==> flow/design.v <==
module b58_cliky
	(
		CLOCK_50,						 
    KEY,
    SW,
    HEX0, HEX1, HEX2, HEX3, HEX4, HEX5, HEX6, HEX7,
		PLOT_X,
		PLOT_Y,
		PLOT_COLOUR,
		PLOT_EN
	);
	input			CLOCK_50;				 
	input   [9:0]   SW;
	input   [3:0]   KEY;
    output 	[6:0]   HEX0, HEX1, HEX2, HEX3, HEX4, HEX5, HEX6, HEX7;
	output	[7:0]	PLOT_X;
	output	[7:0]	PLOT_Y;
	output	[2:0]	PLOT_COLOUR;
	output			PLOT_EN;
   wire resetn;
   assign resetn = SW[0];
	wire [2:0] colour;
	wire [7:0] x;
        wire [7:0] y;
	wire writeEn;
	assign PLOT_X = x;
	assign PLOT_Y = y;
	assign PLOT_COLOUR = colour;
	assign PLOT_EN = writeEn;
   wire [2:0] next_square, curr_square;
   wire [6:0] next_colour;
   wire [2:0] curr_colour;
   wire [3:0] next_mode, curr_mode;
   wire [15:0] score, high_score;
   wire [3:0] lives;
   wire times_up, have_pressed, correct_answer;
   wire [9:0] squares_drawn;
   wire [19:0] current_state, next_state;
   wire [4:0] pressed_key;
   top_clicky top(
   		.clk(CLOCK_50),
   		.resetn(resetn),
   		.restart(SW[9]),
   		.key1(~KEY[3]), .key2(~KEY[2]), .key3(~KEY[1]), .key4(~KEY[0]),
   		.next_square(next_square), 
		.curr_square(curr_square),
   		.next_colour(next_colour), 
   		.curr_colour(curr_colour),
   		.next_mode(next_mode), 
   		.curr_mode(curr_mode),
   		.score(score),
  		.high_score(high_score),
  		.lives(lives),
  		.x(x), 
  		.y(y),  
  		.colour(colour),  
  		.times_up(times_up), 
  		.have_pressed(have_pressed), 
  		.correct_answer(correct_answer),
  		.squares_drawn(squares_drawn),
   		.current_state(current_state), 
   		.next_state(next_state),
   		.pressed_key(pressed_key),
   		.plot(writeEn)  
   		);
      hex_display score_1(
        .IN(score[3:0]),
        .OUT(HEX0)
      );
      hex_display score_2(
        .IN(score[7:4]),
        .OUT(HEX1)
      );
	hex_display high_score_1(
        .IN(high_score[3:0]),
        .OUT(HEX6)
      );
	hex_display high_score_2(
        .IN(high_score[7:4]),
        .OUT(HEX7)
      );
      hex_display lives_count(
        .IN(lives),
        .OUT(HEX4)
      );
	assign HEX5 = 7'b1000111;
	assign HEX3 = 7'b0010010;
	assign HEX2 = 7'b1000110;
endmodule
module hex_display(IN, OUT);
   input [3:0] IN;
	 output reg [6:0] OUT;
	 always @(*)
	 begin
		case(IN[3:0])
			4'b0000: OUT = 7'b1000000;
			4'b0001: OUT = 7'b1111001;
			4'b0010: OUT = 7'b0100100;
			4'b0011: OUT = 7'b0110000;
			4'b0100: OUT = 7'b0011001;
			4'b0101: OUT = 7'b0010010;
			4'b0110: OUT = 7'b0000010;
			4'b0111: OUT = 7'b1111000;
			4'b1000: OUT = 7'b0000000;
			4'b1001: OUT = 7'b0011000;
			4'b1010: OUT = 7'b0001000;
			4'b1011: OUT = 7'b0000011;
			4'b1100: OUT = 7'b1000110;
			4'b1101: OUT = 7'b0100001;
			4'b1110: OUT = 7'b0000110;
			4'b1111: OUT = 7'b0001110;
			default: OUT = 7'b0111111;
		endcase
	end
endmodule
 module top_clicky(
   input clk, resetn, restart,
   input key1, key2, key3, key4,
   output wire [2:0] next_square, curr_square,
   output wire [6:0] next_colour, 
   output wire [2:0] curr_colour,
   output wire [3:0] next_mode,
   output wire [3:0] curr_mode,
   output wire [15:0] score,
   output wire [15:0] high_score,
   output wire [3:0] lives,
   output wire [7:0] x, y,
   output wire [2:0] colour,
   output wire times_up, have_pressed, correct_answer,
   output wire [9:0] squares_drawn,
   output wire [19:0] current_state, next_state,
   output wire [4:0] pressed_key,
   output wire plot
   );
    wire [4:0] ld_w_square;
    wire ld_next_square;
    wire update;
    wire reset, set_answer, drawing_bar;
    clicky_datapath d0(
      .clk(clk),
      .resetn(resetn),
      .start(1'd1),
      .reset(reset),
      .ld_w_square(ld_w_square),
      .ld_next_square(ld_next_square),
      .plot(plot),
      .pressed_key(pressed_key),
      .update(update),
      .set_answer(set_answer),
      .drawing_bar(drawing_bar),
      .times_up(times_up),
      .have_pressed(have_pressed), 
      .correct_answer(correct_answer),
      .squares_drawn(squares_drawn),
      .out_x(x),
      .out_y(y),
      .colour(colour),
      .score(score),
      .high_score(high_score),
      .lives(lives),
      .next_square(next_square),
      .next_colour(next_colour),
      .curr_colour(curr_colour),
      .curr_square(curr_square),
      .next_mode(next_mode),
      .curr_mode(curr_mode)
    );
    clicky_control c0(
      .resetn(resetn),
      .start(1'd1),
      .restart(restart),
      .times_up(times_up),
      .clk(clk),
      .key1(key1), 
      .key2(key2), 
      .key3(key3), 
      .key4(key4),
      .have_pressed(have_pressed), 
      .correct_answer(correct_answer),
      .squares_drawn(squares_drawn),
      .lives(lives), 
      .score(score),
      .ld_w_square(ld_w_square),
      .ld_next_square(ld_next_square),
      .plot(plot),
      .pressed_key(pressed_key),
      .update(update),
      .current_state(current_state), 
      .next_state(next_state),
      .reset(reset),
      .set_answer(set_answer),
      .drawing_bar(drawing_bar)
    );
endmodule
module clicky_control(
    input resetn,
    input start, 
    input restart,
    input times_up,
    input clk,
    input key1, key2, key3, key4,
    input have_pressed, correct_answer,
    input [9:0] squares_drawn,
    input [3:0] lives, 
    input [15:0] score,
    output reg [4:0] ld_w_square,
    output reg ld_next_square,
    output reg plot,
    output reg [4:0] pressed_key,
    output reg update,
    output reg [19:0] current_state, next_state,
    output reg reset,
    output reg set_answer,
    output reg drawing_bar
    );
    localparam
    START		           = 20'd1,
    LOAD_W_SQUARE_1		    =	20'd2,
    DRAW_W_SQUARE_1		    =	20'd3,
    DRAW_W_SQUARE_1_WAIT	    =	20'd4,
    LOAD_W_SQUARE_2		    =	20'd5,
    DRAW_W_SQUARE_2		    =	20'd6,
    DRAW_W_SQUARE_2_WAIT	    =	20'd7,
    LOAD_W_SQUARE_3		    =	20'd8,
    DRAW_W_SQUARE_3		    =	20'd9,
    DRAW_W_SQUARE_3_WAIT	    =	20'd10,
    LOAD_W_SQUARE_4		    =  20'd11,
    DRAW_W_SQUARE_4		    =  20'd12,
    DRAW_W_SQUARE_4_WAIT	    =	20'd13,
    LOAD_NEXT_SQUARE		    =  20'd14,
    DRAW_NEXT_SQUARE		    =	20'd15,
    DRAW_NEXT_SQUARE_WAIT	    =	20'd16,
    LOAD_LEFT_BAR           =    20'd30,
    DRAW_LEFT_BAR           =    20'd31,
    DRAW_LEFT_BAR_WAIT      =    20'd32,
    LOAD_RIGHT_BAR          =    20'd33,
    DRAW_RIGHT_BAR          =    20'd34,
    DRAW_RIGHT_BAR_WAIT     =    20'd35,
    WAIT_ANSWER		    =	20'd17,
    PRESSED_KEY_1_WAIT	    =	20'd19,
    PRESSED_KEY_2_WAIT	    =	20'd21,
    PRESSED_KEY_3_WAIT	    =	20'd23,
    PRESSED_KEY_4_WAIT	    =	20'd25,
    TIMES_UP			    =	20'd26,
    UPDATE_SCORE		    =	20'd27,
    RESTART			   	    =	20'd28,
    RESTART_WAIT	        =   20'd29,
	UPDATE_SCORE_WAIT		=   20'd36;
    always@(*)
    begin: state_table 
            case (current_state)
              START: next_state = start ? LOAD_W_SQUARE_1 : START;
              LOAD_W_SQUARE_1: next_state = DRAW_W_SQUARE_1;
              DRAW_W_SQUARE_1: next_state = (squares_drawn < 10'd256) ? DRAW_W_SQUARE_1 : DRAW_W_SQUARE_1_WAIT;
              DRAW_W_SQUARE_1_WAIT: next_state = LOAD_W_SQUARE_2;
              LOAD_W_SQUARE_2: next_state = DRAW_W_SQUARE_2;
              DRAW_W_SQUARE_2: next_state = (squares_drawn < 10'd256) ? DRAW_W_SQUARE_2 : DRAW_W_SQUARE_2_WAIT;
              DRAW_W_SQUARE_2_WAIT: next_state = LOAD_W_SQUARE_3;
              LOAD_W_SQUARE_3: next_state = DRAW_W_SQUARE_3;
              DRAW_W_SQUARE_3: next_state = (squares_drawn < 10'd256) ? DRAW_W_SQUARE_3 : DRAW_W_SQUARE_3_WAIT;
              DRAW_W_SQUARE_3_WAIT: next_state = LOAD_W_SQUARE_4;
              LOAD_W_SQUARE_4: next_state = DRAW_W_SQUARE_4;
              DRAW_W_SQUARE_4: next_state = (squares_drawn < 10'd256) ? DRAW_W_SQUARE_4 : DRAW_W_SQUARE_4_WAIT;
              DRAW_W_SQUARE_4_WAIT: next_state = LOAD_NEXT_SQUARE;
              LOAD_NEXT_SQUARE: next_state = DRAW_NEXT_SQUARE;
              DRAW_NEXT_SQUARE: next_state = (squares_drawn < 10'd256) ? DRAW_NEXT_SQUARE : DRAW_NEXT_SQUARE_WAIT;
              DRAW_NEXT_SQUARE_WAIT: next_state = LOAD_LEFT_BAR;
              LOAD_LEFT_BAR: next_state = DRAW_LEFT_BAR;
              DRAW_LEFT_BAR: next_state = (squares_drawn < 10'd480) ? DRAW_LEFT_BAR : DRAW_LEFT_BAR_WAIT;
              DRAW_LEFT_BAR_WAIT: next_state = LOAD_RIGHT_BAR;
              LOAD_RIGHT_BAR: next_state = DRAW_RIGHT_BAR;
              DRAW_RIGHT_BAR: next_state = (squares_drawn < 10'd480) ? DRAW_RIGHT_BAR : DRAW_RIGHT_BAR_WAIT;
              DRAW_RIGHT_BAR_WAIT: next_state = WAIT_ANSWER;
              WAIT_ANSWER:
                    begin
		              if (times_up == 1'b1)
                            next_state = TIMES_UP;
                      else if ((key1 == 1'b1) && (have_pressed == 1'b0))
                        	next_state = PRESSED_KEY_1_WAIT;
                      else if ((key2 == 1'b1) && (have_pressed == 1'b0))
                        	next_state = PRESSED_KEY_2_WAIT;
                      else if ((key3 == 1'b1) && (have_pressed == 1'b0))
                        	next_state = PRESSED_KEY_3_WAIT;
                      else if ((key4 == 1'b1) && (have_pressed == 1'b0))
                        	next_state = PRESSED_KEY_4_WAIT;
                      else
                        	next_state = WAIT_ANSWER;	
                    end
		    PRESSED_KEY_1_WAIT:
			begin
				if ((times_up == 1'b0) && (key1 == 1'b0))
					next_state = WAIT_ANSWER;
				else if (times_up == 1'b1)
					next_state = TIMES_UP;
				else
					next_state = PRESSED_KEY_1_WAIT;
			end
            PRESSED_KEY_2_WAIT:
			begin
				if ((times_up == 1'b0) && (key2 == 1'b0))
					next_state = WAIT_ANSWER;
				else if (times_up == 1'b1)
					next_state = TIMES_UP;
				else
					next_state = PRESSED_KEY_2_WAIT;
			end
            PRESSED_KEY_3_WAIT:
			begin
				if ((times_up == 1'b0) && (key3 == 1'b0))
					next_state = WAIT_ANSWER;
				else if (times_up == 1'b1)
					next_state = TIMES_UP;
				else
					next_state = PRESSED_KEY_3_WAIT;
			end
            PRESSED_KEY_4_WAIT:
			begin
				if ((times_up == 1'b0) && (key4 == 1'b0))
					next_state = WAIT_ANSWER;
				else if (times_up == 1'b1)
					next_state = TIMES_UP;
				else
					next_state = PRESSED_KEY_4_WAIT;
			end
                TIMES_UP: next_state = UPDATE_SCORE;
                UPDATE_SCORE: next_state = UPDATE_SCORE_WAIT;
					 UPDATE_SCORE_WAIT: next_state = (lives != 4'd0) ? LOAD_W_SQUARE_1 : RESTART;
                RESTART: next_state = restart ? RESTART_WAIT : RESTART;
                RESTART_WAIT: next_state = restart ? RESTART_WAIT : START;
            default:     next_state = START;
        endcase
    end
    always @(*)
    begin: enable_signals
	    set_answer = 1'b0;
      	reset = 1'b0;
      	ld_w_square = 5'd0;
		ld_next_square = 1'b0;
      	plot = 1'b0;
		pressed_key = 5'd0;
		update = 1'b0;
		drawing_bar = 1'b0;
        case (current_state)
           START:
             	begin
                reset = 1'b1;
                end
           LOAD_W_SQUARE_1: 
                begin
                set_answer = 1'b1;
                ld_w_square = 5'd1;
                end
           LOAD_W_SQUARE_2: 
                begin
                ld_w_square = 5'd2;
                end
           LOAD_W_SQUARE_3: 
                begin
                ld_w_square = 5'd3;
                end
           LOAD_W_SQUARE_4: 
                begin
                ld_w_square = 5'd4;
                end
           LOAD_NEXT_SQUARE: 
                begin
                ld_next_square = 1'b1;
                end
           LOAD_LEFT_BAR:
                begin
                ld_w_square = 5'd5;
                end
           LOAD_RIGHT_BAR:
                begin
                ld_w_square = 5'd6;
                end
           DRAW_W_SQUARE_1:
             	begin
                plot = 1'b1;
                end
           DRAW_W_SQUARE_2:
             	begin
                plot = 1'b1;
                end
           DRAW_W_SQUARE_3:
             	begin
                plot = 1'b1;
                end
           DRAW_W_SQUARE_4:
             	begin
                plot = 1'b1;
                end
           DRAW_NEXT_SQUARE:
             	begin
                plot = 1'b1;
                end
           DRAW_LEFT_BAR:
             	begin
                plot = 1'b1;
                drawing_bar = 1'b1;
                end
           DRAW_RIGHT_BAR:
             	begin
                plot = 1'b1;
                drawing_bar = 1'b1;
                end
           PRESSED_KEY_1_WAIT:
                begin
                pressed_key = 5'd1;
                end
           PRESSED_KEY_2_WAIT:
                begin
                pressed_key = 5'd2;
                end
           PRESSED_KEY_3_WAIT:
                begin
                pressed_key = 5'd3;
                end
           PRESSED_KEY_4_WAIT:
           	    begin
                pressed_key = 5'd4;
                end
           UPDATE_SCORE:
             	begin
                update = 1'b1;
                end
        endcase
    end 
    always@(posedge clk)
    begin: state_FFs
      if(!resetn || !start)
            current_state <= START;
        else
            current_state <= next_state;
    end 
endmodule
module clicky_datapath(
   input clk,
   input resetn,
   input start,
   input reset,
   input [4:0] ld_w_square,
   input ld_next_square,
   input plot,
   input [4:0] pressed_key,
   input update,
   input set_answer,
   input drawing_bar,
   output times_up,
   output reg have_pressed, correct_answer,
   output reg [9:0] squares_drawn,  
   output reg [7:0] out_x, out_y,
   output reg [2:0] colour, 
   output reg [15:0] score,
   output reg [15:0] high_score,
   output reg [3:0] lives,  
   output reg [2:0] next_square,
   output reg [6:0] next_colour,
   output reg [2:0] curr_colour,
   output reg [2:0] curr_square,
   output reg [3:0] next_mode,
   output reg [3:0] curr_mode
    );
    localparam
    w_square_1_x		=	8'd30,
    w_square_1_y		=	8'd52,
    w_square_2_x		=	8'd60,
    w_square_2_y		=	8'd52,
    w_square_3_x		=	8'd90,
    w_square_3_y		=	8'd52,
    w_square_4_x		=	8'd120,
    w_square_4_y		=	8'd52,
    left_bar_x          =   8'd0,
    right_bar_x         =   8'd156,
    bar_y               =   8'd0,
    black			=      3'b000,
    blue			=      3'b001,
    green			=      3'b010,
    cyan			=      3'b011,
    red			    =	   3'b100,
    pink			=      3'b101,
    yellow			=	   3'b110,
    white		    =	   3'b111;
    reg [17:0] max_count;
    reg inc_life, dec_life, inc_speed, dec_speed, inc_score, dec_score;
   rate_divider rate_div(
   			.clk(clk), 
   			.resetn(resetn),
   			.reset(reset), 
   			.max_count(max_count),
   		    .enable(times_up)
   		    );
   reg [7:0] x,y;
   reg [2:0] c;  
   reg [9:0] ct;
   wire [3:0] x_add = ct[3:0];
   wire [3:0] y_add = ct[7:4];
   wire [1:0] x_add_bar = ct[1:0];
   wire [7:0] y_add_bar = ct[9:2];
   always @(posedge clk)
   begin
		if (next_square >= 3'd4)
		    next_square <= 3'd0;
		else
		    next_square <= next_square + 3'd1;
		if (next_colour >= 7'd100)
		    next_colour <= 7'd0;
		else
		    next_colour <= next_colour + 7'd1;
		if (next_mode >= 4'd10)
		    next_mode <= 4'd0;
		else
		    next_mode <= next_mode + 7'd1;
       if (set_answer == 1'b1)
           correct_answer <= 1'b0;
        if (reset == 1'b1)
        begin
        x <= 8'd0;
        y <= 8'd0;
        c <= 3'd0;
        inc_speed <= 0;
        dec_speed <= 0;
        inc_life <= 0;
		  dec_life <= 0;
		  inc_score <= 0;
		  dec_score <= 0;
        have_pressed <= 1'd0;
        lives <= 4'd3;
        score <= 16'd0;
		  max_count <= 18'd18_000;
		  curr_mode <= 0;
        end
        if (update == 1'b1)
        begin
					 if (inc_speed)
    	            max_count <= max_count - (18'd1_000);
                if (dec_speed)
                    max_count <= max_count + (18'd1_000);
                if (inc_score)
					     begin
                    score <= score + 1;
						  if (high_score <= score+1)
								high_score <= score +1;
						  end
                if (dec_score)
                    score <= score - 1;
                if (inc_life)
                    lives <= lives + 1;
                if ((dec_life) & (lives != 0)) 
                    lives <= lives - 1;
					 if ((have_pressed == 1'b0) && ((curr_colour == 3'd0) || (curr_colour == 3'd1)) && (lives != 3'd0))
					     lives <= lives -1;
		    if (curr_mode == 4'd0)      
		    begin
		        if (next_mode == 4'd1)   
		            curr_mode <= 4'd1;
		    end
		    else if (curr_mode == 4'd3)  
		        curr_mode <= 4'd0;
		    else                         
		        curr_mode <= curr_mode + 4'd1;
        end
        if (pressed_key == 5'd1)
            begin
            inc_speed <= 0;
            dec_speed <= 0;
            inc_life <= 0;
            dec_life <= 0;
            inc_score <= 0;
            dec_score <= 0;
            if (curr_mode == 4'd0)
            begin
                if (curr_colour == 3'd4 && curr_square == 3'd1)
                begin
                	inc_speed <= 1'b1;
                end
                else if (curr_colour == 3'd3 && curr_square == 3'd1)
                begin
                        dec_speed <= 1'b1;
                end
                else if (curr_colour == 3'd2 && curr_square == 3'd1)
                begin
                        inc_life <= 1'b1;
                end
                else if (curr_colour == 3'd1)
                begin
                    if (curr_square == 3'd1)
                        inc_score <= 1'b1;
                    else
                        dec_life <= 1'b1;
                end
                else if (curr_colour == 3'd0)
                begin
                    if (curr_square != 3'd1)
                        inc_score <= 1'b1;
                    else
                        dec_life <= 1'b1;
                end
            end
         	else
         	begin
                if (curr_colour == 3'd4 && curr_square == 3'd1)
                begin
                    dec_speed <= 1'b1;
                end
                else if (curr_colour == 3'd3 && curr_square == 3'd1)
                begin
                    inc_speed <= 1'b1;
                end
                else if (curr_colour == 3'd2 && curr_square == 3'd1)
                begin
                     dec_life <= 1'b1;
                end
                else if (curr_colour == 3'd0)
                begin
                    if (curr_square == 3'd1)
                        inc_score <= 1'b1;
                    else
                        dec_life <= 1'b1;
                end
                else if (curr_colour == 3'd1)
                begin
                    if (curr_square != 3'd1)
                        inc_score <= 1'b1;
                    else
                        dec_life <= 1'b1;
                end
         	end    
            have_pressed <= 1'b1;
            end
        if (pressed_key == 5'd2)
            begin
            inc_speed <= 0;
            dec_speed <= 0;
            inc_life <= 0;
            dec_life <= 0;
            inc_score <= 0;
            dec_score <= 0;
            if (curr_mode == 4'd0)
            begin
                if (curr_colour == 3'd4 && curr_square == 3'd2)
                begin
                	inc_speed <= 1'b1;
                end
                else if (curr_colour == 3'd3 && curr_square == 3'd2)
                begin
                        dec_speed <= 1'b1;
                end
                else if (curr_colour == 3'd2 && curr_square == 3'd2)
                begin
                        inc_life <= 1'b1;
                end
                else if (curr_colour == 3'd1)
                begin
                    if (curr_square == 3'd2)
                        inc_score <= 1'b1;
                    else
                        dec_life <= 1'b1;
                end
                else if (curr_colour == 3'd0)
                begin
                    if (curr_square != 3'd2)
                        inc_score <= 1'b1;
                    else
                        dec_life <= 1'b1;
                end
            end
         	else
         	begin
                if (curr_colour == 3'd4 && curr_square == 3'd2)
                begin
                    dec_speed <= 1'b1;
                end
                else if (curr_colour == 3'd3 && curr_square == 3'd2)
                begin
                    inc_speed <= 1'b1;
                end
                else if (curr_colour == 3'd2 && curr_square == 3'd2)
                begin
                     dec_life <= 1'b1;
                end
                else if (curr_colour == 3'd0)
                begin
                    if (curr_square == 3'd2)
                        inc_score <= 1'b1;
                    else
                        dec_life <= 1'b1;
                end
                else if (curr_colour == 3'd1)
                begin
                    if (curr_square != 3'd2)
                        inc_score <= 1'b1;
                    else
                        dec_life <= 1'b1;
                end
         	end    
            have_pressed <= 1'b1;
            end
        if (pressed_key == 5'd3)
            begin
            inc_speed <= 0;
            dec_speed <= 0;
            inc_life <= 0;
            dec_life <= 0;
            inc_score <= 0;
            dec_score <= 0;
            if (curr_mode == 4'd0)
            begin
                if (curr_colour == 3'd4 && curr_square == 3'd3)
                begin
                	inc_speed <= 1'b1;
                end
                else if (curr_colour == 3'd3 && curr_square == 3'd3)
                begin
                        dec_speed <= 1'b1;
                end
                else if (curr_colour == 3'd2 && curr_square == 3'd3)
                begin
                        inc_life <= 1'b1;
                end
                else if (curr_colour == 3'd1)
                begin
                    if (curr_square == 3'd3)
                        inc_score <= 1'b1;
                    else
                        dec_life <= 1'b1;
                end
                else if (curr_colour == 3'd0)
                begin
                    if (curr_square != 3'd3)
                        inc_score <= 1'b1;
                    else
                        dec_life <= 1'b1;
                end
            end
         	else
         	begin
                if (curr_colour == 3'd4 && curr_square == 3'd3)
                begin
                    dec_speed <= 1'b1;
                end
                else if (curr_colour == 3'd3 && curr_square == 3'd3)
                begin
                    inc_speed <= 1'b1;
                end
                else if (curr_colour == 3'd2 && curr_square == 3'd3)
                begin
                     dec_life <= 1'b1;
                end
                else if (curr_colour == 3'd0)
                begin
                    if (curr_square == 3'd3)
                        inc_score <= 1'b1;
                    else
                        dec_life <= 1'b1;
                end
                else if (curr_colour == 3'd1)
                begin
                    if (curr_square != 3'd3)
                        inc_score <= 1'b1;
                    else
                        dec_life <= 1'b1;
                end
         	end    
            have_pressed <= 1'b1;
            end
        if (pressed_key == 5'd4)
            begin
            inc_speed <= 0;
            dec_speed <= 0;
            inc_life <= 0;
            dec_life <= 0;
            inc_score <= 0;
            dec_score <= 0;
            if (curr_mode == 4'd0)
            begin
                if (curr_colour == 3'd4 && curr_square == 3'd4)
                begin
                	inc_speed <= 1'b1;
                end
                else if (curr_colour == 3'd3 && curr_square == 3'd4)
                begin
                        dec_speed <= 1'b1;
                end
                else if (curr_colour == 3'd2 && curr_square == 3'd4)
                begin
                        inc_life <= 1'b1;
                end
                else if (curr_colour == 3'd1)
                begin
                    if (curr_square == 3'd4)
                        inc_score <= 1'b1;
                    else
                        dec_life <= 1'b1;
                end
                else if (curr_colour == 3'd0)
                begin
                    if (curr_square != 3'd4)
                        inc_score <= 1'b1;
                    else
                        dec_life <= 1'b1;
                end
            end
         	else
         	begin
                if (curr_colour == 3'd4 && curr_square == 3'd4)
                begin
                    dec_speed <= 1'b1;
                end
                else if (curr_colour == 3'd3 && curr_square == 3'd4)
                begin
                    inc_speed <= 1'b1;
                end
                else if (curr_colour == 3'd2 && curr_square == 3'd4)
                begin
                     dec_life <= 1'b1;
                end
                else if (curr_colour == 3'd0)
                begin
                    if (curr_square == 3'd4)
                        inc_score <= 1'b1;
                    else
                        dec_life <= 1'b1;
                end
                else if (curr_colour == 3'd1)
                begin
                    if (curr_square != 3'd4)
                        inc_score <= 1'b1;
                    else
                        dec_life <= 1'b1;
                end
         	end    
            have_pressed <= 1'b1;
            end
        if (ld_w_square == 5'd1)
        begin
		      have_pressed <= 1'd0;
            x <= w_square_1_x;
            y <= w_square_1_y;
            c <= white;
				inc_speed <= 0;
            dec_speed <= 0;
            inc_life <= 0;
            dec_life <= 0;
            inc_score <= 0;
            dec_score <= 0;
        end
        else if (ld_w_square == 5'd2)
        begin
            x <= w_square_2_x;
            y <= w_square_2_y;
            c <= white;
        end
        else if (ld_w_square == 5'd3)
        begin
            x <= w_square_3_x;
            y <= w_square_3_y;
            c <= white;
        end
        else if (ld_w_square == 5'd4)
        begin
            x <= w_square_4_x;
            y <= w_square_4_y;
            c <= white;
        end
        else if (ld_w_square == 5'd5)
        begin
            x <= left_bar_x;
            y <= bar_y;
            if (curr_mode == 4'd0)
                c <= black;
            else
                c <= red;
        end
        else if (ld_w_square == 5'd6)
        begin
            x <= right_bar_x;
            y <= bar_y;
            if (curr_mode == 4'd0)
                c <= black;
            else
                c <= red;
        end
       if (ld_next_square == 1'b1)
       begin
	    if (score%5 == 4)
	    begin
	        max_count <= max_count - (18'd1_000);
	    end
	    if (next_colour >= 7'd0 && next_colour <= 7'd44)
	    begin
	            c <= red;
                curr_colour <= 3'd1;
        end
	    else if (next_colour >= 7'd45 && next_colour <= 7'd89)
	    begin
	            c <= yellow;
                curr_colour <= 3'd0;
        end
	    else if (next_colour >= 7'd90 && next_colour <= 7'd94)
	    begin
	            c <= green;
                curr_colour <= 3'd2;
        end
	    else if (next_colour >= 7'd95 && next_colour <= 7'd97)
	    begin
                c <= pink;
                curr_colour <= 3'd4;
        end
	    else if (next_colour >= 7'd98 && next_colour <= 7'd100)
	    begin
		        c <= cyan;
                curr_colour <= 3'd3;
        end
            if (next_square == 3'd1)
            begin
            	x <= w_square_1_x;
            	y <= w_square_1_y;
              	curr_square <= 3'd1;
            end
            else if (next_square == 3'd2)
            begin
            	x <= w_square_2_x;
            	y <= w_square_2_y;
                curr_square <= 3'd2;
            end
            else if (next_square == 3'd3)
            begin
            	x <= w_square_3_x;
            	y <= w_square_3_y;
                curr_square <= 3'd3;
            end
            else if (next_square == 3'd4)
            begin
            	x <= w_square_4_x;
            	y <= w_square_4_y;
                curr_square <= 3'd4;
            end
        end
        if (plot == 1'b0)
            ct <= 0;
        else if (ct == 10'd1023)
            begin
            ct <= 0;
            end
        else if (plot == 1'b1)
            ct <= ct + 1'b1;
        else
            ct <= ct;
        if (plot == 1'b0) 
        begin
            out_x <= 8'b0000_0000;
            out_y <= 8'b0000_0000;
            colour <= 3'b000;
            squares_drawn <= 10'd0;
        end
        else
        begin
            if (drawing_bar == 1'b1)
            begin
                out_x <= x + x_add_bar;
                out_y <= y + y_add_bar;
                colour <= c;
            end
            else
            begin
                out_x <= x + x_add;
                out_y <= y + y_add;
                colour <= c;
            end
            squares_drawn <= squares_drawn + 10'd1;
        end
        if (!resetn)
        begin
            lives <= 4'd3;
            score <= 16'd0;
            have_pressed <= 1'b0;
            correct_answer <= 1'b0;
            next_square <= 3'd1;
            next_colour <= 7'd0;
            squares_drawn <= 10'd0;
            max_count <= 18'd18_000;
            high_score <= 16'd0;
            inc_life <= 0;
            dec_life <= 0;
            inc_speed <= 0;
            dec_speed <= 0;
            inc_score <= 0;
            dec_score <= 0;
            curr_mode <= 0;
            next_mode <= 0;
            curr_colour <= 3'd0;
            curr_square <= 3'd0;
            x <= 8'd0;
            y <= 8'd0;
            c <= 3'd0;
            ct <= 10'd0;
            out_x <= 8'd0;
            out_y <= 8'd0;
            colour <= 3'd0;
        end
    end
endmodule
module rate_divider(
  	input clk,
  	input resetn,
	input reset,
  	input [17:0] max_count, 
  	output reg enable
    );
  	reg [17:0] ct;
    always @(posedge clk)
    begin
		  if (!resetn)
		  begin
		      ct <= 18'd0;
				enable <= 1'b0;
		  end
		  else if (reset)
		  begin
		      ct <= max_count - 1;
				enable <= 1'b0;
		  end
        else if (ct > 0)
        begin
            ct <= ct - 18'd1;
      		enable <= 1'b0;
        end
        else
        begin
            ct <= max_count;
          	enable <= 1'b1;
        end
    end
endmodule
# From RTL to reports: b58_cliky

The steps from the RTL of b58_cliky to its reports follow in flow order.
Line numbers count from 1 in the design file above.
Operators carry their Yosys type and port widths (W data, S select, Z words).
Cell names lack the library's common part.
The mark - stands for no value.

Design top: b58_cliky
Clock: CLOCK_50
Standard-cell library: sky130hd
Library corner: tt_025C_1v80

# After elaboration

Yosys after proc, flatten, opt, wreduce and memory -nomap, before mapping. Print and check cells are not counted.
Memory sizes are those after Yosys's memory passes, which may raise the word count (mostly to a power of two), join words into wider ones and drop unused or constant bits.

Register bits: 181
Bits in latches: 0
RAM bits: 0
Bits in read-only memories: 1,328
Word width x clocked read ports: 47
Memory cells: 6
Elaborated cells: 455

Memories:

| memory          | words | width | read ports | wr ports | line | text |
| (no name shown) | 64    | 12    | 1          | 0        | 343  | `case (current_state)` |
| (no name shown) | 16    | 7     | 1          | 0        | 95   | `case(IN[3:0])` |
| (no name shown) | 16    | 7     | 1          | 0        | 95   |  |
| (no name shown) | 16    | 7     | 1          | 0        | 95   |  |
| (no name shown) | 16    | 7     | 1          | 0        | 95   |  |
| (no name shown) | 16    | 7     | 1          | 0        | 95   |  |

Add/sub/neg operators: 17
Multiply operators: 0
Div/mod/pow operators: 1
$lt $le $gt $ge: 17
Eq/ne operators: 62
Shift operators: 0
Multiplexer cells: 270
Bitwise operators: 9
Reduce/logical cells: 45

Operator list:

| kind                     | number |
| $eq A20 B5 Y1 const B    | 12 |
| $mux W8                  | 26 |
| $pmux W6 S32             | 1 |
| $mux W1                  | 171 |
| $eq A20 B4 Y1 const B    | 8 |
| $mux W18                 | 8 |
| $mux W4                  | 29 |
| $eq A20 B6 Y1 const B    | 5 |
| $mod A16 B3 Y32 const B  | 1 |
| $eq A20 B3 Y1 const B    | 4 |
| $mux W3                  | 24 |
| $mux W16                 | 4 |
| $eq A20 B2 Y1 const B    | 2 |
| $sub A18 B1 Y18 const B  | 2 |
| $le A16 B32 Y1           | 1 |
| $eq A32 B3 Y1 const B    | 1 |
| $ge A7 B7 Y1 const B     | 4 |
| $le A7 B7 Y1 const B     | 4 |
| $logic_and A1 B1 Y1      | 27 |
| $add A10 B1 Y10 const B  | 2 |
| $lt A10 B9 Y1 const B    | 2 |
| $eq A20 B1 Y1 const B    | 1 |
| $eq A5 B2 Y1 const B     | 4 |
| $eq A5 B3 Y1 const B     | 4 |
| $gt A18 B1 Y1 const B    | 1 |
| $add A18 B10 Y18 const B | 1 |
| $sub A18 B10 Y18 const B | 1 |
| $eq A3 B2 Y1 const B     | 6 |

Other operator kinds: 37; their cells: 65.

# Logic depth

Depth = most cells in a row (Yosys ltp): at word level without a register or memory, in the mapped netlist without a sequential cell, where the memories' decode and read muxes count.

Depth after elaboration: 15
ABC_AREA: 0
Depth in mapped cells: 50

# After synthesis

The flow's flattened synthesis, as Yosys stat reports it; memories are mapped. The netlist is that of the ABC_AREA named above (0 if unset); the other value can give another one.

Cell count: 2,625
Chip area (Yosys): 18,994.5 µm²
Mapped flip-flops: 217

Cells by type:

| cell     | number | area in all (µm²) |
| dfxtp_1  | 217    | 4.34E+03 |
| nor2_1   | 308    | 1.16E+03 |
| ha_1     | 86     | 1.08E+03 |
| a21oi_1  | 200    | 1,000.96 |
| nand2_1  | 247    | 927.139 |
| o21ai_0  | 159    | 795.763 |
| xnor2_1  | 81     | 709.43 |
| mux2i_1  | 47     | 470.451 |
| nand3_1  | 92     | 460.442 |
| clkbuf_1 | 113    | 424.157 |
| nor3_1   | 80     | 400.384 |
| inv_1    | 106    | 397.882 |
| xor2_1   | 42     | 367.853 |
| a31oi_1  | 43     | 269.008 |
| a21o_1   | 34     | 255.245 |
| and2_1   | 34     | 212.704 |
| nand4_1  | 33     | 206.448 |
| a211oi_1 | 27     | 202.694 |

Other cell types: 98; their cells: 676.
By module: a second synthesis without flattening, with its own total; a netlist apart from the flattened one above.

Cells (unflattened synthesis): 2,535
Area (unflattened synthesis): 18,749.2 µm²

Each row is one instance without its submodules.

Modules:

| module          | instances | cells | area (µm²) | seq. area (µm²) |
| clicky_datapath | 1         | 1,911 | 13,870.8   | 2,842.7 |
| clicky_control  | 1         | 238   | 1,963.1    | 360.3 |
| rate_divider    | 1         | 183   | 1,392.6    | 380.4 |
| hex_display     | 5         | 35    | 267.8      | 0.0 |
| b58_cliky       | 1         | 27    | 180.2      | 0.0 |
| top_clicky      | 1         | 1     | 3.8        | 0.0 |

# Worst setup path after synthesis

OpenSTA on the mapped netlist: ideal clock, no wires. The path of least setup slack (recovery checks aside). Input and output delay are each 20% of the period. Register names are those of the netlist, which keeps one name where synthesis merged equal registers.

Kind: reg-to-reg
From: reg (name not given)
To: reg top.d0.max_count[9]
Clock period: 16,000 ps
Setup time: 69 ps
Data arrival time: 10,728 ps
Required time: 15,931 ps
Path slack: 5,203 ps
Path delay: 10,797 ps
Driving pins on the path: 47
Synthesis period reached: 10,797 ps

"path delay" is the arrival time less input delay plus setup time.
"driving pins on the path": output pins that drive a net of the path, with the launching flip-flop's if there is one; two outputs of one cell count as two.
"synthesis period reached" = period - worst setup slack (recovery checks aside). The figure is calculated, with input and output delays left at 20% of the set period.
Between the ends stands the longest chain of elaborated cells between them, by number of cells; it is not shown to be the way that was timed. Of several equally long chains one is given.
A line is the first line of the expression or statement that the cell stems from. Yosys adds cells for indexed reads and writes and turns some case tables into memories.
A register here has more assigning lines than the two given.

Path through: dfxtp_1 > buf_2 > nor2_2 > inv_2 > ha_1 > nor2b_1 > buf_2 > a31oi_1 > o21ai_1 > or4_4 > o211a_1 > buf_6 > o32ai_4 > xnor2_1 > or4_4 > or2_1 > o21a_1 > or3_1 > [11 not listed] > nor4_2 > o21ai_2 > xnor2_2 > ha_1 > o21ai_0 > mux2i_1 > o21ai_1 > nand3_1 > nor3_2 > mux2_4 > buf_2 > o21ai_1 > o31ai_1 > nor4_1 > o211ai_1 > nor3_4 > mux2_2 > o21ai_1
Length of the longest elaborated chain: 4

Ends and longest elaborated chain, post-synthesis:

| element         | line | text |
| from (decl)     | 454  |  |
| from (assign)   | 541  |  |
| from (assign)   | 546  |  |
| $mod A16 B3 Y32 | 886  |  |
| $eq A32 B3 Y1   | 886  |  |
| $mux W18        | 886  |  |
| $mux W18        | 884  | `if (ld_next_square == 1'b1)` |
| to (assign)     | 538  | `max_count <= max_count + (18'd1_000);` |
| to (assign)     | 888  | `max_count <= max_count - (18'd1_000);` |
| to (decl)       | 484  | `reg [17:0] max_count;` |

# Worst path after layout

Path of least setup slack in the final report of record 1 (OpenROAD, finished layout, wires in). Where an end is a register, its clock arrival counts in the times.
The report prints the path's times to 10 ps; the period is as set.

Kind: reg-to-reg
From: reg (name not given)
To: reg top.d0.max_count[9]
Clock period: 16,000 ps
Setup time: 40 ps
Data arrival time: 15,760 ps
Required time: 16,530 ps
Path slack: 770 ps
Driving pins on the path: 42

Between the ends stands the longest chain of elaborated cells between them, by number of cells; it is not shown to be the way that was timed. Of several equally long chains one is given.
A register here has more assigning lines than the two given.

Path through: dfxtp_1 > nor2_2 > inv_2 > ha_1 > nor2b_1 > a31oi_1 > o21ai_1 > or4_4 > o211a_1 > mux2_2 > o32a_1 > or4_4 > or2_1 > o21a_1 > or3_1 > mux2i_1 > a211oi_1 > or4_4 > [6 not listed] > nor4_2 > o21ai_2 > xnor2_2 > ha_1 > o21ai_0 > mux2i_1 > o21ai_1 > nand3_1 > nor3_2 > mux2_4 > o21ai_1 > o31ai_1 > nor4_1 > o211ai_1 > nor3_4 > buf_4 > mux2_2 > o21ai_1
Length of the longest elaborated chain: 4

Ends and longest elaborated chain, after layout:

| element         | line | text |
| from (decl)     | 454  |  |
| from (assign)   | 541  |  |
| from (assign)   | 546  |  |
| $mod A16 B3 Y32 | 886  |  |
| $eq A32 B3 Y1   | 886  |  |
| $mux W18        | 886  |  |
| $mux W18        | 884  | `if (ld_next_square == 1'b1)` |
| to (assign)     | 538  | `max_count <= max_count + (18'd1_000);` |
| to (assign)     | 888  | `max_count <= max_count - (18'd1_000);` |
| to (decl)       | 484  | `reg [17:0] max_count;` |

Hand-over note for b58_cliky

Record of 4 stored runs of the RTL-to-layout flow on b58_cliky, platform sky130hd. The runs are unordered. Constraints: input delay and output delay 20% of the set period each, output load 0.01 pF.
By "clock period achieved" is meant the clock period of the run minus its worst setup slack. This is arithmetic on one report: input and output delays are still those of the set period (20% each).
By "allowed time less slack (worst setup path)" is meant the share of the clock period that the worst setup path is allowed (20% is reserved at inputs, 20% at outputs), minus its slack. Clock arrival times at its registers enter into it.
By "total power of the final layout" is meant OpenSTA's value without simulated activity: inputs other than the clock are taken to toggle once in ten clock periods, and the tool carries that through the logic.
"allowed time less slack (worst setup path)" is known to 10 ps.

## Record 1

==> flow/run.sh <==
#!/bin/bash
# the make line also repeats the synthesis and layout settings of config.mk as NAME=value (left out here)
make -C /OpenROAD-flow-scripts/flow DESIGN_CONFIG=/design/flow/config.mk WORK_HOME=/design/flow/orfs CLKGATE_MAP_FILE= finish
==> flow/config.mk <==
export PLATFORM = sky130hd
export DESIGN_NAME = b58_cliky
export DESIGN_NICKNAME = b58_cliky
export VERILOG_FILES = /design/flow/design.v
export SDC_FILE = /design/flow/constraint.sdc
export NUM_CORES = 4
export LEC_CHECK = 0
export CAP_MARGIN = 20
export CORE_ASPECT_RATIO = 1.37
export CORE_MARGIN = 2
export CORE_UTILIZATION = 56
export CTS_CLUSTER_DIAMETER = 344
export CTS_CLUSTER_SIZE = 67
export MAX_ROUTING_LAYER = met4
export MIN_ROUTING_LAYER = met2
export PLACE_DENSITY_LB_ADDON = 0.3
export SLEW_MARGIN = 30
export TNS_END_PERCENT = 20
==> flow/constraint.sdc <==
create_clock -name core_clock -period 16.0 [get_ports {CLOCK_50}]
set_input_delay 3.2000 -clock core_clock [delete_from_list [all_inputs] [get_ports {CLOCK_50}]]
set_output_delay 3.2000 -clock core_clock [all_outputs]
set_load 0.01 [all_outputs]

| result of record 1 | value |
|---|---|
| chip area in the Yosys report | 18,994.5 µm² |
| area of the die | 35,425.7 µm² |
| standard-cell area after routing | 19,811.5 µm² |
| final utilization | 59.5% |
| worst slack on setup checks | 770 ps |
| total negative slack on setup checks | 0 ps |
| final worst hold slack | 427 ps |
| total power of the final layout | 1,153 uW |
| clock period achieved | 15,230 ps |
| allowed time less slack (worst setup path) | 15,230 ps |
| class of the worst setup path | reg-to-reg |

## Record 2

==> flow/run.sh <==
#!/bin/bash
# the make line also repeats the synthesis and layout settings of config.mk as NAME=value (left out here)
make -C /OpenROAD-flow-scripts/flow DESIGN_CONFIG=/design/flow/config.mk WORK_HOME=/design/flow/orfs CLKGATE_MAP_FILE= finish
==> flow/config.mk <==
export PLATFORM = sky130hd
export DESIGN_NAME = b58_cliky
export DESIGN_NICKNAME = b58_cliky
export VERILOG_FILES = /design/flow/design.v
export SDC_FILE = /design/flow/constraint.sdc
export NUM_CORES = 4
export LEC_CHECK = 0
export ABC_AREA = 1
export CAP_MARGIN = 15
export CELL_PAD_IN_SITES_GLOBAL_PLACEMENT = 3
export CORE_MARGIN = 2
export CORE_UTILIZATION = 20
export GPL_ROUTABILITY_DRIVEN = 0
export GPL_TIMING_DRIVEN = 0
export HOLD_SLACK_MARGIN = 0.15
export MAX_ROUTING_LAYER = met4
export PLACE_DENSITY = 0.91
export SLEW_MARGIN = 0
export TNS_END_PERCENT = 40
==> flow/constraint.sdc <==
create_clock -name core_clock -period 13.1 [get_ports {CLOCK_50}]
set_input_delay 2.6200 -clock core_clock [delete_from_list [all_inputs] [get_ports {CLOCK_50}]]
set_output_delay 2.6200 -clock core_clock [all_outputs]
set_load 0.01 [all_outputs]

| result of record 2 | value |
|---|---|
| chip area in the Yosys report | 18,676.7 µm² |
| area of the die | 95,842.9 µm² |
| standard-cell area after routing | 22,203.8 µm² |
| final utilization | 23.9% |
| worst slack on setup checks | 1,333 ps |
| total negative slack on setup checks | 0 ps |
| final worst hold slack | 445 ps |
| total power of the final layout | 2,060 uW |
| clock period achieved | 11,767 ps |
| allowed time less slack (worst setup path) | 11,770 ps |
| class of the worst setup path | reg-to-reg |

## Record 3

==> flow/run.sh <==
#!/bin/bash
# the make line also repeats the synthesis and layout settings of config.mk as NAME=value (left out here)
make -C /OpenROAD-flow-scripts/flow DESIGN_CONFIG=/design/flow/config.mk WORK_HOME=/design/flow/orfs CLKGATE_MAP_FILE= finish
==> flow/config.mk <==
export PLATFORM = sky130hd
export DESIGN_NAME = b58_cliky
export DESIGN_NICKNAME = b58_cliky
export VERILOG_FILES = /design/flow/design.v
export SDC_FILE = /design/flow/constraint.sdc
export NUM_CORES = 4
export LEC_CHECK = 0
export CAP_MARGIN = 20
export CORE_MARGIN = 2
export CORE_UTILIZATION = 26
export PLACE_DENSITY = 0.6
export SLEW_MARGIN = 20
==> flow/constraint.sdc <==
create_clock -name core_clock -period 15.2 [get_ports {CLOCK_50}]
set_input_delay 3.0400 -clock core_clock [delete_from_list [all_inputs] [get_ports {CLOCK_50}]]
set_output_delay 3.0400 -clock core_clock [all_outputs]
set_load 0.01 [all_outputs]

| result of record 3 | value |
|---|---|
| chip area in the Yosys report | 18,994.5 µm² |
| area of the die | 75,235.0 µm² |
| standard-cell area after routing | 21,251.6 µm² |
| final utilization | 29.3% |
| worst slack on setup checks | 1,495 ps |
| total negative slack on setup checks | 0 ps |
| final worst hold slack | 455 ps |
| total power of the final layout | 1,611 uW |
| clock period achieved | 13,705 ps |
| allowed time less slack (worst setup path) | 13,700 ps |
| class of the worst setup path | reg-to-reg |

## Record 4

==> flow/run.sh <==
#!/bin/bash
# the make line also repeats the synthesis and layout settings of config.mk as NAME=value (left out here)
make -C /OpenROAD-flow-scripts/flow DESIGN_CONFIG=/design/flow/config.mk WORK_HOME=/design/flow/orfs CLKGATE_MAP_FILE= finish
==> flow/config.mk <==
export PLATFORM = sky130hd
export DESIGN_NAME = b58_cliky
export DESIGN_NICKNAME = b58_cliky
export VERILOG_FILES = /design/flow/design.v
export SDC_FILE = /design/flow/constraint.sdc
export NUM_CORES = 4
export LEC_CHECK = 0
export ABC_AREA = 1
export CAP_MARGIN = 20
export CELL_PAD_IN_SITES_GLOBAL_PLACEMENT = 1
export CORE_ASPECT_RATIO = 1.71
export CORE_MARGIN = 2
export CORE_UTILIZATION = 56
export CTS_CLUSTER_DIAMETER = 344
export CTS_CLUSTER_SIZE = 67
export GPL_ROUTABILITY_DRIVEN = 0
export GPL_TIMING_DRIVEN = 1
export MAX_ROUTING_LAYER = met5
export MIN_ROUTING_LAYER = met2
export PLACE_DENSITY = 0.82
export SETUP_SLACK_MARGIN = -0.98
export SLEW_MARGIN = 30
export TNS_END_PERCENT = 20
==> flow/constraint.sdc <==
create_clock -name core_clock -period 17.6 [get_ports {CLOCK_50}]
set_input_delay 3.5200 -clock core_clock [delete_from_list [all_inputs] [get_ports {CLOCK_50}]]
set_output_delay 3.5200 -clock core_clock [all_outputs]
set_load 0.01 [all_outputs]

| result of record 4 | value |
|---|---|
| chip area in the Yosys report | 18,676.7 µm² |
| area of the die | 34,880.9 µm² |
| standard-cell area after routing | 19,708.9 µm² |
| final utilization | 60.0% |
| worst slack on setup checks | 3,685 ps |
| total negative slack on setup checks | 0 ps |
| final worst hold slack | 464 ps |
| total power of the final layout | 1,075 uW |
| clock period achieved | 13,915 ps |
| allowed time less slack (worst setup path) | 13,920 ps |
| class of the worst setup path | reg-to-reg |

End of note.
